==> flow/design.v <==
module Adder (input [31:0] a,input [31:0] b,
output [31:0] y);
assign y = a + b;
endmodule
module adder_pc(pc,pc_add);
input [31:0] pc;
output [31:0] pc_add;
assign pc_add = pc + 32'd4;
endmodule
module mux2_1(a,b,sel,out);
input [31:0] a,b;
input sel;
output [31:0]out;
assign out = (sel==1'b1) ? a : b;
endmodule
module mux2_1_5(a,b,sel,out);
input [4:0] a,b;
input sel;
output [4:0] out;
assign out= (sel) ? a : b;
endmodule
module mux_forwarding(input [31:0] Reg1,input [31:0] Alu_result,input [31:0] WB_result,input [1:0] signal_forwarding,output [31:0] result);
assign result = ( signal_forwarding== 2'b00 )? Reg1  : (signal_forwarding==2'b01) ? Alu_result : WB_result;
endmodule
module SignExtend(a,zero_ext,b);
input[15:0] a;
input zero_ext;
output reg [31:0] b;
always@(*)
begin
	b = {{16{a[15] & ~zero_ext}},{a}};
end
endmodule
module Shift_Left_Branch(input [31:0] imm,output reg [31:0]  branch_address);
always@(*)
begin
  branch_address = imm << 2;
end
endmodule 
module Shift_Left_Jump(imm, PC, jump);
input[25:0] imm;
input[3:0] PC;
output [31:0] jump;
assign jump = {PC, imm, 2'b00};
endmodule
module PC #(parameter WIDTH=8)(input clk,input  reset,input en,input [WIDTH-1:0] d,output reg [WIDTH-1:0] q); 
always @ (posedge clk)
if (reset==1'b1) 
q <= 0;
else if (en)
q <= d;
endmodule
module ALU(entr1,entr2,alu_ctrl,alu_result,zero);
input [31:0] entr1, entr2;
input [3:0] alu_ctrl;
output zero;
output reg [31:0] alu_result;
assign zero = (entr1 == entr2);
always@(*)
begin
  case(alu_ctrl) 
    4'b0000:
	    alu_result = entr1 + entr2;
    4'b0001: 
	    alu_result = entr1 - entr2;
    4'b0010: 
	    alu_result = entr1 & entr2;
    4'b0011: 
        alu_result = ~(entr1 | entr2);
    4'b0100:
        alu_result = entr1 | entr2;
    4'b0101:
        alu_result = {31'b0, ($signed(entr1) < $signed(entr2))};
    4'b0110:
        alu_result = {entr2[15:0], 16'b0};
    default:
        alu_result = entr1 + entr2;
  endcase
end
endmodule
module ALU_Control(aluOp,func,out);
input wire [3:0] aluOp;
input wire [5:0] func;
output reg [3:0] out;
always @(*)
begin
case (aluOp)
	4'b0000:  
	begin
	case (func)
	6'b100000: out = 4'b0000;  
	6'b100010: out = 4'b0001;  
	6'b100100: out = 4'b0010;  
	6'b100111: out = 4'b0011;  
	6'b100101: out = 4'b0100;  
	6'b101010: out = 4'b0101;  
	default:   out = 4'b0000;
	endcase  
	end
	4'b0100:  
	out = 4'b0000;  
	4'b0010:  
	out = 4'b0101;  
	4'b1100:  
	out = 4'b0010;  
	4'b1110:  
	out = 4'b0100;  
	4'b0001:  
	out = 4'b0110;  
	4'b0101:  
	out = 4'b0001;  
	default:
	out = 4'b0000;
endcase
end
endmodule
module Control(hazard_detected,Instruction,RegDst,Jump,Branch,BranchNe,MemRead,MemtoReg,ALUOp,MemWrite,ALUSrc,RegWrite,ZeroExt);
input hazard_detected;
input [5:0] Instruction;
output reg RegDst,Branch,BranchNe,Jump,MemtoReg,ALUSrc,RegWrite,ZeroExt;
output reg MemRead, MemWrite;
output reg [3:0] ALUOp;
always @(*)
begin
  RegDst = 1'b0;
  Jump = 1'b0;
  Branch = 1'b0;
  BranchNe = 1'b0;
  MemRead = 1'b0;
  MemtoReg = 1'b0;
  ALUOp = 4'b0100;
  MemWrite = 1'b0;
  ALUSrc = 1'b0;
  RegWrite = 1'b0;
  ZeroExt = 1'b0;
  if(hazard_detected)
  begin
  end
  else
  case (Instruction)
  6'b000000:  
  begin
    RegDst = 1'b1;
    ALUOp = 4'b0000;
    RegWrite = 1'b1;
  end
  6'b100011:  
  begin
    MemRead = 1'b1;
    MemtoReg = 1'b1;
    ALUSrc = 1'b1;
    RegWrite = 1'b1;
  end
  6'b101011:  
  begin
    MemWrite = 1'b1;
    ALUSrc = 1'b1;
  end
  6'b001010:  
  begin
    ALUOp = 4'b0010;
    ALUSrc = 1'b1;
    RegWrite = 1'b1;
  end
  6'b001111:  
  begin
    ALUOp = 4'b0001;
    ALUSrc = 1'b1;
    RegWrite = 1'b1;
  end
  6'b001000:  
  begin
    ALUSrc = 1'b1;
    RegWrite = 1'b1;
  end
  6'b001100:  
  begin
    ALUOp = 4'b1100;
    ALUSrc = 1'b1;
    RegWrite = 1'b1;
    ZeroExt = 1'b1;
  end
  6'b001101:  
  begin
    ALUOp = 4'b1110;
    ALUSrc = 1'b1;
    RegWrite = 1'b1;
    ZeroExt = 1'b1;
  end
  6'b000100:  
  begin
    Branch = 1'b1;
    ALUOp = 4'b0101;
  end
  6'b000101:  
  begin
    Branch = 1'b1;
    BranchNe = 1'b1;
    ALUOp = 4'b0101;
  end
  6'b000010:  
  begin
    Jump = 1'b1;
  end
  default: ;
  endcase
end
endmodule
module Register_File(clk, readreg1, readreg2, writereg, writedata, read_data1, read_data2, regwrite);
input clk;
input [4:0] readreg1, readreg2, writereg;  
input [31:0] writedata;  
input regwrite;  
output [31:0] read_data1, read_data2;
reg [31:0]reg_set[1:31];  
assign read_data1 = (readreg1 == 5'd0) ? 32'd0 :
                    (regwrite && writereg == readreg1) ? writedata : reg_set[readreg1];
assign read_data2 = (readreg2 == 5'd0) ? 32'd0 :
                    (regwrite && writereg == readreg2) ? writedata : reg_set[readreg2];
always @ (posedge clk) 
  if (regwrite && writereg != 5'd0) 
  reg_set[writereg] <= writedata;
endmodule
module hazard_detection(input use_src1,input use_src2,input [4:0] src1_ID,input [4:0] src2_ID,input [4:0] dest_d_e,
input mem_read_d_e,output hazard_detected);
wire exe_hazard;
assign exe_hazard = mem_read_d_e && (dest_d_e != 5'd0) &&
                    ((use_src1 && src1_ID == dest_d_e) || (use_src2 && src2_ID == dest_d_e));
assign hazard_detected = exe_hazard;
endmodule
module forwarding_EXE (input [4:0] src1_d_e,input [4:0] src2_d_e,input [4:0] dest_MEM,input [4:0] dest_WB,input WB_EN_MEM, WB_EN_WB,
output reg [1:0] val1_sel, val2_sel);
always @ (*) 
begin
  {val1_sel, val2_sel} = 0;
    if (WB_EN_MEM && dest_MEM != 5'd0 && src1_d_e == dest_MEM) val1_sel = 2'b01;
    else if (WB_EN_WB && dest_WB != 5'd0 && src1_d_e == dest_WB) val1_sel = 2'b10;
    if (WB_EN_MEM && dest_MEM != 5'd0 && src2_d_e == dest_MEM) val2_sel = 2'b01;
    else if (WB_EN_WB && dest_WB != 5'd0 && src2_d_e == dest_WB) val2_sel = 2'b10;
end
endmodule
module F_D (input clk,input rst,input STALL,input FLUSH,input [31:0] PCIn,input [31:0] instructionIn,output reg [31:0] PC,output reg [31:0] instruction);
always @ (posedge clk) begin
  if (rst || FLUSH)
  begin
    PC <= 0;
    instruction <= 0;
  end
  else 
  begin
    if (STALL)
    begin
    end
    else 
    begin
      instruction <= instructionIn;
      PC <= PCIn;
    end
  end
end 
endmodule
module D_EX(input clk,rst,flush,input [4:0] src_1,input [4:0] src_2,input [4:0] dest_in,input [31:0] Reg1_in,
input [31:0] Reg2_in,input [31:0] imm_in,input Branch_in,input BranchNe_in,
input MemtoReg_in,input MemRead_in,input MemWrite_in,input RegWrite_in,input ALUSrc_in,
input [3:0] alu_control_out_in,
input [31:0] branch_pc_in,output reg [4:0] src_1_out,output reg [4:0] src_2_out,output reg [4:0] dest_out,
output reg [31:0] Reg1_out,output reg [31:0] Reg2_out,
output reg [31:0] imm_out,output reg Branch_out,output reg BranchNe_out,
output reg MemtoReg_out,output reg MemRead_out,output reg MemWrite_out,output reg RegWrite_out,output reg ALUSrc_out,
output reg [3:0] alu_control_out_out,
output reg [31:0] branch_pc_out);
always @(posedge clk)
begin
    if (rst || flush) 
        begin
        src_1_out<=0;
        src_2_out<=0;        
        Reg1_out<=0;
        Reg2_out<=0;
        dest_out<=0;
        imm_out<=0;
        Branch_out<=0;
        BranchNe_out<=0;
        MemtoReg_out<=0;
        MemRead_out<=0;
        MemWrite_out<=0;
        RegWrite_out<=0;
        ALUSrc_out<=0;
        alu_control_out_out<=0;
        branch_pc_out<=0;
        end
    else
        begin
        src_1_out<=src_1;
        src_2_out<=src_2;
        Reg1_out<=Reg1_in;
        Reg2_out<=Reg2_in;
        dest_out<=dest_in;
        imm_out<=imm_in;
        Branch_out<=Branch_in;
        BranchNe_out<=BranchNe_in;
        MemtoReg_out<=MemtoReg_in;
        MemRead_out<=MemRead_in;
        MemWrite_out<=MemWrite_in;
        RegWrite_out<=RegWrite_in;
        ALUSrc_out<=ALUSrc_in;
        alu_control_out_out<=alu_control_out_in;
        branch_pc_out<=branch_pc_in;
        end
end
endmodule
module EX_MEM(input clk,input rst,input [4:0] dest,input memwrite,input memtoreg,input regwrite,
input [31:0] alu_result,input [31:0] store_data,
output reg [4:0] dest_out,output reg memwrite_out,output reg memtoreg_out,output reg regwrite_out,
output reg [31:0] alu_result_out,output reg [31:0] store_data_out);
always @(posedge clk)
begin
if (rst) begin
    dest_out<=0;
    memwrite_out<=0;
    memtoreg_out<=0;
    regwrite_out<=0;
    alu_result_out<=0;
    store_data_out<=0;
end
else
begin
    dest_out<=dest;
    memwrite_out<=memwrite;
    memtoreg_out<=memtoreg;
    regwrite_out<=regwrite;
    alu_result_out<=alu_result;
    store_data_out<=store_data;
end
end
endmodule
module MEM_WB(input clk,input rst,input [4:0] dest,input regwrite,input [31:0] result,
output reg [4:0] dest_out,output reg regwrite_out,output reg [31:0] result_out);
always @(posedge clk)
begin
if (rst) begin
    dest_out<=0;
    regwrite_out<=0;
    result_out<=0;
end
else
begin
    dest_out<=dest;
    regwrite_out<=regwrite;
    result_out<=result;
end
end
endmodule
module DATAPATH_CON_PIPELINE(clk,reset,imem_addr,imem_rdata,dmem_addr,dmem_wdata,dmem_we,dmem_rdata);
input clk; 
input reset;
output [31:0] imem_addr;
input  [31:0] imem_rdata;
output [31:0] dmem_addr;
output [31:0] dmem_wdata;
output dmem_we;
input  [31:0] dmem_rdata;
wire [31:0] address_final; 
wire [31:0] Out_PC; 
wire [31:0] next_pc;
wire [31:0] Instruction; 
wire RegDst,Jump,MemtoReg,ALUsrc,RegWrite,Branch,BranchNe,ZeroExt; 
wire MemRead, MemWrite; 
wire [3:0] ALUOP;
wire [4:0] writereg;
wire [31:0] read_data1,read_data2;
wire [31:0] sign_extended;
wire [3:0] alucontrol;
wire [31:0] mux_alu;
wire [31:0] alu_result;
wire zero; 
wire [31:0] Jump_address;
wire [31:0] shift_left_branch;
wire [31:0] branch_pc;
wire [31:0] mux_branch_out;
wire [31:0] DM_mux;
wire [4:0] src_1_d_e,src_2_d_e;
wire [4:0] dest_d_e;
wire [31:0] reg1_d_e;
wire [31:0] reg2_d_e;
wire [31:0] imm_d_e;
wire branch_d_e,branchne_d_e;
wire MemtoReg_d_e,MemRead_d_e,MemWrite_d_e,RegWrite_d_e,ALUsrc_d_e;
wire [3:0] alucontrol_d_e;
wire [31:0] branch_pc_d_e;
wire [4:0] dest_e_m;
wire MemWrite_e_m,MemtoReg_e_m,RegWrite_e_m;
wire [31:0] alu_result_e_m,store_data_e_m;
wire [4:0] dest_m_w;
wire RegWrite_m_w;
wire [31:0] result_m_w;
wire [31:0] PC_F_D,inst_F_D;
wire [1:0] val1,val2;
wire hazard_detected;
wire [31:0] val_1_mux_forw,val_2_mux_forw;
wire branch_taken;
wire use_src1,use_src2;
assign imem_addr = Out_PC;
assign Instruction = imem_rdata;
PC #(32)call_pc(.clk(clk),.reset(reset),.en(~hazard_detected | branch_taken),.d(next_pc),.q(Out_PC));
adder_pc call_adder_pc(.pc(Out_PC),.pc_add(address_final));
mux2_1 call_mux2_1_jump(.a(Jump_address),.b(address_final),.sel(Jump),.out(mux_branch_out));
mux2_1 call_mux2_1_branch(.a(branch_pc_d_e),.b(mux_branch_out),.sel(branch_taken),.out(next_pc));
F_D call_F_D(.clk(clk),.rst(reset),.STALL(hazard_detected),.FLUSH(branch_taken | Jump),.PCIn(address_final),.instructionIn(Instruction),.PC(PC_F_D),.instruction(inst_F_D));
Register_File call_RF(.clk(clk),.readreg1(inst_F_D[25:21]),.readreg2(inst_F_D[20:16]),
.writereg(dest_m_w),.writedata(result_m_w),.read_data1(read_data1),.read_data2(read_data2),.regwrite(RegWrite_m_w));
assign use_src1 = (inst_F_D[31:26] != 6'b000010) && (inst_F_D[31:26] != 6'b001111);
assign use_src2 = (inst_F_D[31:26] == 6'b000000) || (inst_F_D[31:26] == 6'b101011) ||
                  (inst_F_D[31:26] == 6'b000100) || (inst_F_D[31:26] == 6'b000101);
hazard_detection call_hazard(.use_src1(use_src1),.use_src2(use_src2),.src1_ID(inst_F_D[25:21]),.src2_ID(inst_F_D[20:16]),.dest_d_e(dest_d_e),
.mem_read_d_e(MemRead_d_e),.hazard_detected(hazard_detected));
Control call_Control(.hazard_detected(hazard_detected),.Instruction(inst_F_D[31:26]),.RegDst(RegDst),.Jump(Jump),.Branch(Branch),.BranchNe(BranchNe),.MemRead(MemRead),
.MemtoReg(MemtoReg),.ALUOp(ALUOP),.MemWrite(MemWrite),.ALUSrc(ALUsrc),.RegWrite(RegWrite),.ZeroExt(ZeroExt));
mux2_1_5 call_mux2_1_5bits(.a(inst_F_D[15:11]),.b(inst_F_D[20:16]),.sel(RegDst),.out(writereg));
SignExtend call_Signextend(.a(inst_F_D[15:0]),.zero_ext(ZeroExt),.b(sign_extended));
ALU_Control call_alu_control(.aluOp(ALUOP),.func(inst_F_D[5:0]),.out(alucontrol));
Shift_Left_Jump call_shift_jump(.imm(inst_F_D[25:0]),.PC(PC_F_D[31:28]),.jump(Jump_address));
Shift_Left_Branch call_shift_branch(.imm(sign_extended),.branch_address(shift_left_branch));
Adder call_adder(.a(PC_F_D),.b(shift_left_branch),.y(branch_pc));
D_EX ID_IE(.clk(clk),.rst(reset),.flush(branch_taken),.src_1(inst_F_D[25:21]),.src_2(inst_F_D[20:16]),.dest_in(writereg),
.Reg1_in(read_data1),.Reg2_in(read_data2),.imm_in(sign_extended),.Branch_in(Branch),.BranchNe_in(BranchNe),
.MemtoReg_in(MemtoReg),.MemRead_in(MemRead),.MemWrite_in(MemWrite),.RegWrite_in(RegWrite),.ALUSrc_in(ALUsrc),
.alu_control_out_in(alucontrol),.branch_pc_in(branch_pc),
.src_1_out(src_1_d_e),.src_2_out(src_2_d_e),.dest_out(dest_d_e),
.Reg1_out(reg1_d_e),.Reg2_out(reg2_d_e),.imm_out(imm_d_e),.Branch_out(branch_d_e),.BranchNe_out(branchne_d_e),
.MemtoReg_out(MemtoReg_d_e),.MemRead_out(MemRead_d_e),.MemWrite_out(MemWrite_d_e),.RegWrite_out(RegWrite_d_e),.ALUSrc_out(ALUsrc_d_e),
.alu_control_out_out(alucontrol_d_e),.branch_pc_out(branch_pc_d_e));
forwarding_EXE call_forwarding(.src1_d_e(src_1_d_e),.src2_d_e(src_2_d_e),
.dest_MEM(dest_e_m),.dest_WB(dest_m_w),.WB_EN_MEM(RegWrite_e_m),.WB_EN_WB(RegWrite_m_w),.val1_sel(val1),.val2_sel(val2));
mux_forwarding call_3_forwarding_1(.Reg1(reg1_d_e),.Alu_result(alu_result_e_m),.WB_result(result_m_w),.signal_forwarding(val1),.result(val_1_mux_forw));
mux_forwarding call_3_forwarding_2(.Reg1(reg2_d_e),.Alu_result(alu_result_e_m),.WB_result(result_m_w),.signal_forwarding(val2),.result(val_2_mux_forw));
mux2_1 mux_antes_del_alu(.a(imm_d_e),.b(val_2_mux_forw),.sel(ALUsrc_d_e),.out(mux_alu));
ALU call_ALU(.entr1(val_1_mux_forw),.entr2(mux_alu),.alu_ctrl(alucontrol_d_e),.alu_result(alu_result),.zero(zero));
assign branch_taken = branch_d_e & (zero ^ branchne_d_e);
EX_MEM call_ex_mem(.clk(clk),.rst(reset),.dest(dest_d_e),.memwrite(MemWrite_d_e),.memtoreg(MemtoReg_d_e),.regwrite(RegWrite_d_e),
.alu_result(alu_result),.store_data(val_2_mux_forw),
.dest_out(dest_e_m),.memwrite_out(MemWrite_e_m),.memtoreg_out(MemtoReg_e_m),.regwrite_out(RegWrite_e_m),
.alu_result_out(alu_result_e_m),.store_data_out(store_data_e_m));
assign dmem_addr  = alu_result_e_m;
assign dmem_wdata = store_data_e_m;
assign dmem_we    = MemWrite_e_m;
mux2_1 call_mux_data_memory(.a(dmem_rdata),.b(alu_result_e_m),.sel(MemtoReg_e_m),.out(DM_mux));
MEM_WB call_mem_wb(.clk(clk),.rst(reset),.dest(dest_e_m),.regwrite(RegWrite_e_m),.result(DM_mux),
.dest_out(dest_m_w),.regwrite_out(RegWrite_m_w),.result_out(result_m_w));
endmodule
* Tool chain data of DATAPATH_CON_PIPELINE
What the tools print for DATAPATH_CON_PIPELINE, step after step. Lines are those of the file above, counted from 1. Operators carry their Yosys type and port widths (W data, S select, Z words). Not given: -
Inputs: top module DATAPATH_CON_PIPELINE, clock clk, cell library sky130hd, corner tt_025C_1v80

* Elaborated design
Yosys after proc, flatten, opt, wreduce and memory -nomap, before mapping. Enables and synchronous resets that opt folds into registers are not counted as muxes. Print and check cells are not counted. Equal cells are merged and count once. Yosys's memory passes give these memory sizes; they may raise the number of words (mostly to a power of two), join words into wider ones and drop unused or constant bits.
Storage and ports: register bits 280, bits in latches 0, memory bits (writable) 992, memory bits (read-only) 0, word width x clocked read ports 64, memories 1, input port bits 66, output and inout bits 97
Memories:
- call_RF.reg_set | depth 31, bits a word 32, rd ports 2, wr ports 1, line 215 | reg [31:0]reg_set[1:31];
Cells by class: $add $sub $neg 4, $mul 0, divide/modulo/power cells 0, order comparisons 1, equality and inequality tests 37, shift-type cells 0, multiplexer cells 33, bitwise logic cells 10, reduce/logical cells 33
Operator list (number):
- $mux W32 | 9
- $pmux W32 S6 | 1
- $add A32 B32 Y32 | 2
- $pmux W4 S6 | 2
- $eq A6 B6 Y1 const B | 7
- $add A32 B3 Y32 const B | 1
- $sub A32 B32 Y32 | 1
- $lt A32 B32 Y1 | 1
- $eq A32 B32 Y1 | 1
- $and A32 B32 Y32 | 1
- $or A32 B32 Y32 | 1
- $not A32 Y32 | 1
- $eq A5 B5 Y1 | 6
- $eq A6 B4 Y1 const B | 5
- $eq A4 B3 Y1 const B | 4
- $reduce_bool A5 Y1 | 3
- $pmux W3 S5 | 1
- $reduce_or A7 Y1 | 2
- $mux W1 | 13
- $eq A4 B2 Y1 const B | 3
- $eq A6 B3 Y1 const B | 2
- $logic_and A1 B1 Y1 | 11
- $reduce_or A2 Y1 | 5
- $logic_not A5 Y1 | 2
- $mux W5 | 2
- $eq A4 B1 Y1 const B | 2
- $eq A4 B4 Y1 const B | 2
- $mux W2 | 4
Not listed: further kinds 13, cells in them 23.

* Depth
Depth = most cells in a row (Yosys ltp): at word level without a register or memory, in the mapped netlist without a sequential cell, where the memories' decode and read muxes count.
Depth: depth in word-level cells 14, ABC_AREA 0, depth in mapped cells 22

* Synthesis result
Yosys stat after the flow's synthesis: flattened, memories mapped to cells. It holds for the ABC_AREA given above (unset counts as 0); a run with the other value may have another netlist.
Cells by type (number):
- sky130_fd_sc_hd__edfxtp_1 | 992
- sky130_fd_sc_hd__mux4_2 | 576
- sky130_fd_sc_hd__dfxtp_1 | 346
- sky130_fd_sc_hd__mux2i_1 | 240
- sky130_fd_sc_hd__nor2_1 | 448
- sky130_fd_sc_hd__ha_1 | 126
- sky130_fd_sc_hd__a21oi_1 | 274
- sky130_fd_sc_hd__a211oi_1 | 140
- sky130_fd_sc_hd__clkbuf_1 | 257
- sky130_fd_sc_hd__nand2_1 | 207
- sky130_fd_sc_hd__xnor2_1 | 83
- sky130_fd_sc_hd__o21ai_0 | 123
- sky130_fd_sc_hd__inv_1 | 131
- sky130_fd_sc_hd__xor2_1 | 44
- sky130_fd_sc_hd__nor2b_1 | 51
- sky130_fd_sc_hd__and3_1 | 47
- sky130_fd_sc_hd__a221oi_1 | 32
- sky130_fd_sc_hd__mux2_2 | 20
Other cell types: 55; their cells: 483.
Mapped netlist: mapped cells 4620, chip area (Yosys) 0.0660046 mm^2, sequential area 0.0367152 mm^2, flip-flop cells 1338
The figures by module come from a second, unflattened synthesis with its own total; it is not the netlist above.
Second synthesis, totals: cell total of the unflattened synthesis 5355, area total of the unflattened synthesis 0.0715161 mm^2
Rows give one instance, submodules left out.
Modules:
- Register_File | times used 1, cells 2759, area 0.0472028 mm^2, sequential area 0.0297886 mm^2
- ALU | times used 1, cells 792, area 0.0051587 mm^2, sequential area 0 mm^2
- D_EX | times used 1, cells 342, area 0.0048034 mm^2, sequential area 0.003083 mm^2
- F_D | times used 1, cells 207, area 0.0023485 mm^2, sequential area 0.0012812 mm^2
- mux2_1 | times used 4, cells 36, area 0.0005443 mm^2, sequential area 0 mm^2
- EX_MEM | times used 1, cells 152, area 0.0019819 mm^2, sequential area 0.0014414 mm^2
- Adder | times used 1, cells 248, area 0.0017392 mm^2, sequential area 0 mm^2
- mux_forwarding | times used 2, cells 107, area 0.0007144 mm^2, sequential area 0 mm^2
- MEM_WB | times used 1, cells 80, area 0.0012124 mm^2, sequential area 0.0007607 mm^2
- PC #(WIDTH=32) | times used 1, cells 103, area 0.0011636 mm^2, sequential area 0.0006406 mm^2
- adder_pc | times used 1, cells 83, area 0.0005806 mm^2, sequential area 0 mm^2
- Control | times used 1, cells 42, area 0.0002915 mm^2, sequential area 0 mm^2
- forwarding_EXE | times used 1, cells 34, area 0.0002577 mm^2, sequential area 0 mm^2
- SignExtend | times used 1, cells 32, area 0.0002465 mm^2, sequential area 0 mm^2
Modules not listed: 6.

* Path before layout
Source: OpenSTA report_checks on the synthesized netlist (no wires, ideal clock, input and output delay 20% of the period each), path of least setup slack; recovery checks are left aside. Register names are those of the netlist, which keeps one name where synthesis merged equal registers.
Timing path after synthesis: kind register to register, from register call_mem_wb.dest_out[3], to register ID_IE.MemtoReg_out, clock period 7500 ps, library setup time 73 ps, launch time at the first pin 0 ps, arrival time 5200 ps, slack 2227 ps, delay of the path 5273 ps, stages on the path 19, path buffers 4, synthesis period reached 5273 ps
"delay of the path" = arrival - input delay + setup time. "stages on the path": output pins that drive a net of the path, with the launching flip-flop's if there is one; two outputs of one cell count as two. "synthesis period reached" is the clock period less the worst setup slack; recovery checks do not enter. This is arithmetic on one report: input and output delays are still those of the set period (20% each). The rows between start and end are the longest chain of elaborated cells between them; the timing report does not say that the signal goes this way. Where chains are equally long, one stands for them. A line is the first line of the expression or statement that the cell stems from. Yosys adds cells for indexed reads and writes and turns some case tables into memories.
Between the ends, after synthesis: cells stage by stage sky130_fd_sc_hd__dfxtp_1 sky130_fd_sc_hd__buf_1 sky130_fd_sc_hd__xnor2_1 sky130_fd_sc_hd__nand3_1 sky130_fd_sc_hd__nor4_1 sky130_fd_sc_hd__clkbuf_1 sky130_fd_sc_hd__mux2i_1 sky130_fd_sc_hd__o21ai_0 sky130_fd_sc_hd__ha_1 sky130_fd_sc_hd__clkbuf_1 sky130_fd_sc_hd__or4_1 sky130_fd_sc_hd__or2_0 sky130_fd_sc_hd__or3_1 sky130_fd_sc_hd__o31a_1 sky130_fd_sc_hd__o21ai_1 sky130_fd_sc_hd__buf_4 sky130_fd_sc_hd__nand2_2 sky130_fd_sc_hd__or4_1 sky130_fd_sc_hd__nor3b_2, cells in the longest elaborated chain 14
RTL lines, path after synthesis:
- start: declaration | line 338 | output reg [4:0] dest_out,output reg regwrite_out,output reg [31:0] result_out);
- start: assignment | line 342 | dest_out<=0;
- start: assignment | line 348 | dest_out<=dest;
- $reduce_bool A5 Y1 | line 239 | else if (WB_EN_WB && dest_WB != 5'd0 && src2_d_e == dest_WB) val2_sel = 2'b10;
- $logic_and A1 B1 Y1 (2 in a row) | line 239
- $mux W2 | line 239
- $mux W2 | line 238 | if (WB_EN_MEM && dest_MEM != 5'd0 && src2_d_e == dest_MEM) val2_sel = 2'b01;
- $eq A2 B1 Y1 | line 23 | assign result = ( signal_forwarding== 2'b00 )? Reg1  : (signal_forwarding==2'b01) ? Alu_result : WB_result;
- $mux W32 (2 in a row) | line 23
- $mux W32 | line 14 | assign out = (sel==1'b1) ? a : b;
- $eq A32 B32 Y1 | line 58 | assign zero = (entr1 == entr2);
- $xor A1 B1 Y1 | line 439 | assign branch_taken = branch_d_e & (zero ^ branchne_d_e);
- $and A1 B1 Y1 | line 439
- $logic_or A1 B1 Y1 | line 274 | if (rst || flush)
- $reduce_or A2 Y1
- end: assignment | line 284 | MemtoReg_out<=0;
- end: assignment | line 302 | MemtoReg_out<=MemtoReg_in;
- end: declaration | line 269 | output reg MemtoReg_out,output reg MemRead_out,output reg MemWrite_out,output reg RegWrite_out,output reg ALUS ...

* Path in the finished layout
Path of least setup slack in the final report of stored run 2 (OpenROAD, finished layout, wires in). Where an end is a register, its clock arrival counts in the times. The report prints the path's times to 10 ps; the period is as set.
Timing path post-layout: kind register to register, from register call_ex_mem.dest_out[2], to register call_ex_mem.alu_result_out[30], clock period 3960 ps, library setup time 110 ps, launch time at the first pin 840 ps, arrival time 5790 ps, slack -1130 ps, stages on the path 22, path buffers 3
The rows between start and end are the longest chain of elaborated cells between them; the timing report does not say that the signal goes this way. Where chains are equally long, one stands for them.
Between the ends, post-layout: cells stage by stage sky130_fd_sc_hd__dfxtp_4 sky130_fd_sc_hd__or4_4 sky130_fd_sc_hd__o21ai_2 sky130_fd_sc_hd__nand4b_1 sky130_fd_sc_hd__buf_6 sky130_fd_sc_hd__buf_4 sky130_fd_sc_hd__clkbuf_16 sky130_fd_sc_hd__nor2_1 sky130_fd_sc_hd__a21oi_2 sky130_fd_sc_hd__mux2_4 sky130_fd_sc_hd__ha_4 sky130_fd_sc_hd__inv_2 sky130_fd_sc_hd__fa_2 sky130_fd_sc_hd__nor2b_4 sky130_fd_sc_hd__o31a_1 sky130_fd_sc_hd__o31ai_4 sky130_fd_sc_hd__a211oi_4 sky130_fd_sc_hd__o41ai_4 sky130_fd_sc_hd__a221oi_2 sky130_fd_sc_hd__mux2i_1 sky130_fd_sc_hd__nor2_1 sky130_fd_sc_hd__o31a_1, cells in the longest elaborated chain 11
RTL lines, path post-layout:
- start: declaration | line 314 | output reg [4:0] dest_out,output reg memwrite_out,output reg memtoreg_out,output reg regwrite_out,
- start: assignment | line 319 | dest_out<=0;
- start: assignment | line 328 | dest_out<=dest;
- $reduce_bool A5 Y1 | line 238 | if (WB_EN_MEM && dest_MEM != 5'd0 && src2_d_e == dest_MEM) val2_sel = 2'b01;
- $logic_and A1 B1 Y1 (2 in a row) | line 238
- $mux W2 | line 238
- $eq A2 B1 Y1 | line 23 | assign result = ( signal_forwarding== 2'b00 )? Reg1  : (signal_forwarding==2'b01) ? Alu_result : WB_result;
- $mux W32 (2 in a row) | line 23
- $mux W32 | line 14 | assign out = (sel==1'b1) ? a : b;
- $or A32 B32 Y32 | line 69 | alu_result = ~(entr1 | entr2);
- $not A32 Y32 | line 69
- $pmux W32 S6 | line 61 | case(alu_ctrl)
- end: assignment | line 323 | alu_result_out<=0;
- end: assignment | line 332 | alu_result_out<=alu_result;
- end: declaration | line 315 | output reg [31:0] alu_result_out,output reg [31:0] store_data_out);

Add stored flow runs of DATAPATH_CON_PIPELINE

Record of 6 stored runs of the RTL-to-layout flow on DATAPATH_CON_PIPELINE, platform sky130hd. The runs are unordered. Constraints: input delay and output delay 20% of the set period each, output load 0.01 pF.
"achieved clock period" means the clock period less the worst setup slack. The figure is calculated, with input and output delays left at 20% of the set period.
"worst path time" is the time allowed to the run's worst setup path (the clock period less input and output delay, where it has them) less its slack. Clock arrival times count: a late capture clock shortens it, a late launch clock lengthens it.
"total power of the final layout": no workload was simulated; the value follows from the tool's default switching activity.
"worst path time" is given in steps of 10 ps.

* Stored run 1 | settings: ABC_AREA 1; CAP_MARGIN 25; CELL_PAD_IN_SITES_DETAIL_PLACEMENT 2; CELL_PAD_IN_SITES_GLOBAL_PLACEMENT 3; CORE_ASPECT_RATIO 0.6; CORE_UTILIZATION 40; CTS_CLUSTER_DIAMETER 307; CTS_CLUSTER_SIZE 17; GPL_TIMING_DRIVEN 0; HOLD_SLACK_MARGIN 0.07; MAX_ROUTING_LAYER met5; MIN_ROUTING_LAYER met2; period_ns 4.41; CORE_MARGIN 2; SLEW_MARGIN 20 | did not finish, routing stopped with GRT-0116
* Stored run 2 | settings: CELL_PAD_IN_SITES_DETAIL_PLACEMENT 2; CELL_PAD_IN_SITES_GLOBAL_PLACEMENT 2; CORE_UTILIZATION 29; CTS_CLUSTER_DIAMETER 130; GPL_TIMING_DRIVEN 0; MAX_ROUTING_LAYER met4; PLACE_DENSITY_LB_ADDON 0.18; SETUP_SLACK_MARGIN 0.69; period_ns 3.96; CAP_MARGIN 20; CORE_MARGIN 2; SLEW_MARGIN 20 | results: worst path time 5090 ps; type of the worst setup path register to register; total power of the final layout 36896 uW; total negative slack -255389 ps; utilization after routing 0.374; setup slack of the critical path -1125 ps; area of the synthesized netlist 0.0660046 mm^2; achieved clock period 5085 ps; die outline area 0.231433 mm^2; std-cell area (final layout) 0.0849077 mm^2
* Stored run 3 | settings: ABC_AREA 0; CELL_PAD_IN_SITES_DETAIL_PLACEMENT 2; CELL_PAD_IN_SITES_GLOBAL_PLACEMENT 2; CORE_ASPECT_RATIO 0.83; CORE_MARGIN 5; CORE_UTILIZATION 51; CTS_CLUSTER_DIAMETER 172; GPL_ROUTABILITY_DRIVEN 0; GPL_TIMING_DRIVEN 0; HOLD_SLACK_MARGIN 0.3; MAX_ROUTING_LAYER met4; SLEW_MARGIN 25; period_ns 7.5; CAP_MARGIN 20 | did not finish, routing stopped with DPL-0033
* Stored run 4 | settings: CORE_UTILIZATION 40; period_ns 4.4; CAP_MARGIN 20; CORE_MARGIN 2; SLEW_MARGIN 20 | results: worst path time 4660 ps; type of the worst setup path register to register; total power of the final layout 31263 uW; total negative slack -25491 ps; utilization after routing 0.496; setup slack of the critical path -255 ps; area of the synthesized netlist 0.0660046 mm^2; achieved clock period 4655 ps; die outline area 0.168276 mm^2; std-cell area (final layout) 0.0814869 mm^2
* Stored run 5 | settings: CORE_UTILIZATION 40; SETUP_SLACK_MARGIN 0.24; period_ns 6.9; CAP_MARGIN 20; CORE_MARGIN 2; SLEW_MARGIN 20 | results: worst path time 6330 ps; type of the worst setup path register to register; total power of the final layout 19316 uW; total negative slack 0 ps; utilization after routing 0.457; setup slack of the critical path 571 ps; area of the synthesized netlist 0.0660046 mm^2; achieved clock period 6329 ps; die outline area 0.168276 mm^2; std-cell area (final layout) 0.0751145 mm^2
* Stored run 6 | settings: ABC_AREA 0; CELL_PAD_IN_SITES_DETAIL_PLACEMENT 2; CELL_PAD_IN_SITES_GLOBAL_PLACEMENT 0; CORE_ASPECT_RATIO 0.83; CORE_MARGIN 5; CORE_UTILIZATION 51; CTS_CLUSTER_DIAMETER 172; GPL_ROUTABILITY_DRIVEN 0; GPL_TIMING_DRIVEN 1; MAX_ROUTING_LAYER met4; SLEW_MARGIN 25; period_ns 7.5; CAP_MARGIN 20 | results: worst path time 7560 ps; type of the worst setup path register to register; total power of the final layout 18399 uW; total negative slack -98 ps; utilization after routing 0.577; setup slack of the critical path -61 ps; area of the synthesized netlist 0.0660046 mm^2; achieved clock period 7561 ps; die outline area 0.136747 mm^2; std-cell area (final layout) 0.0743075 mm^2
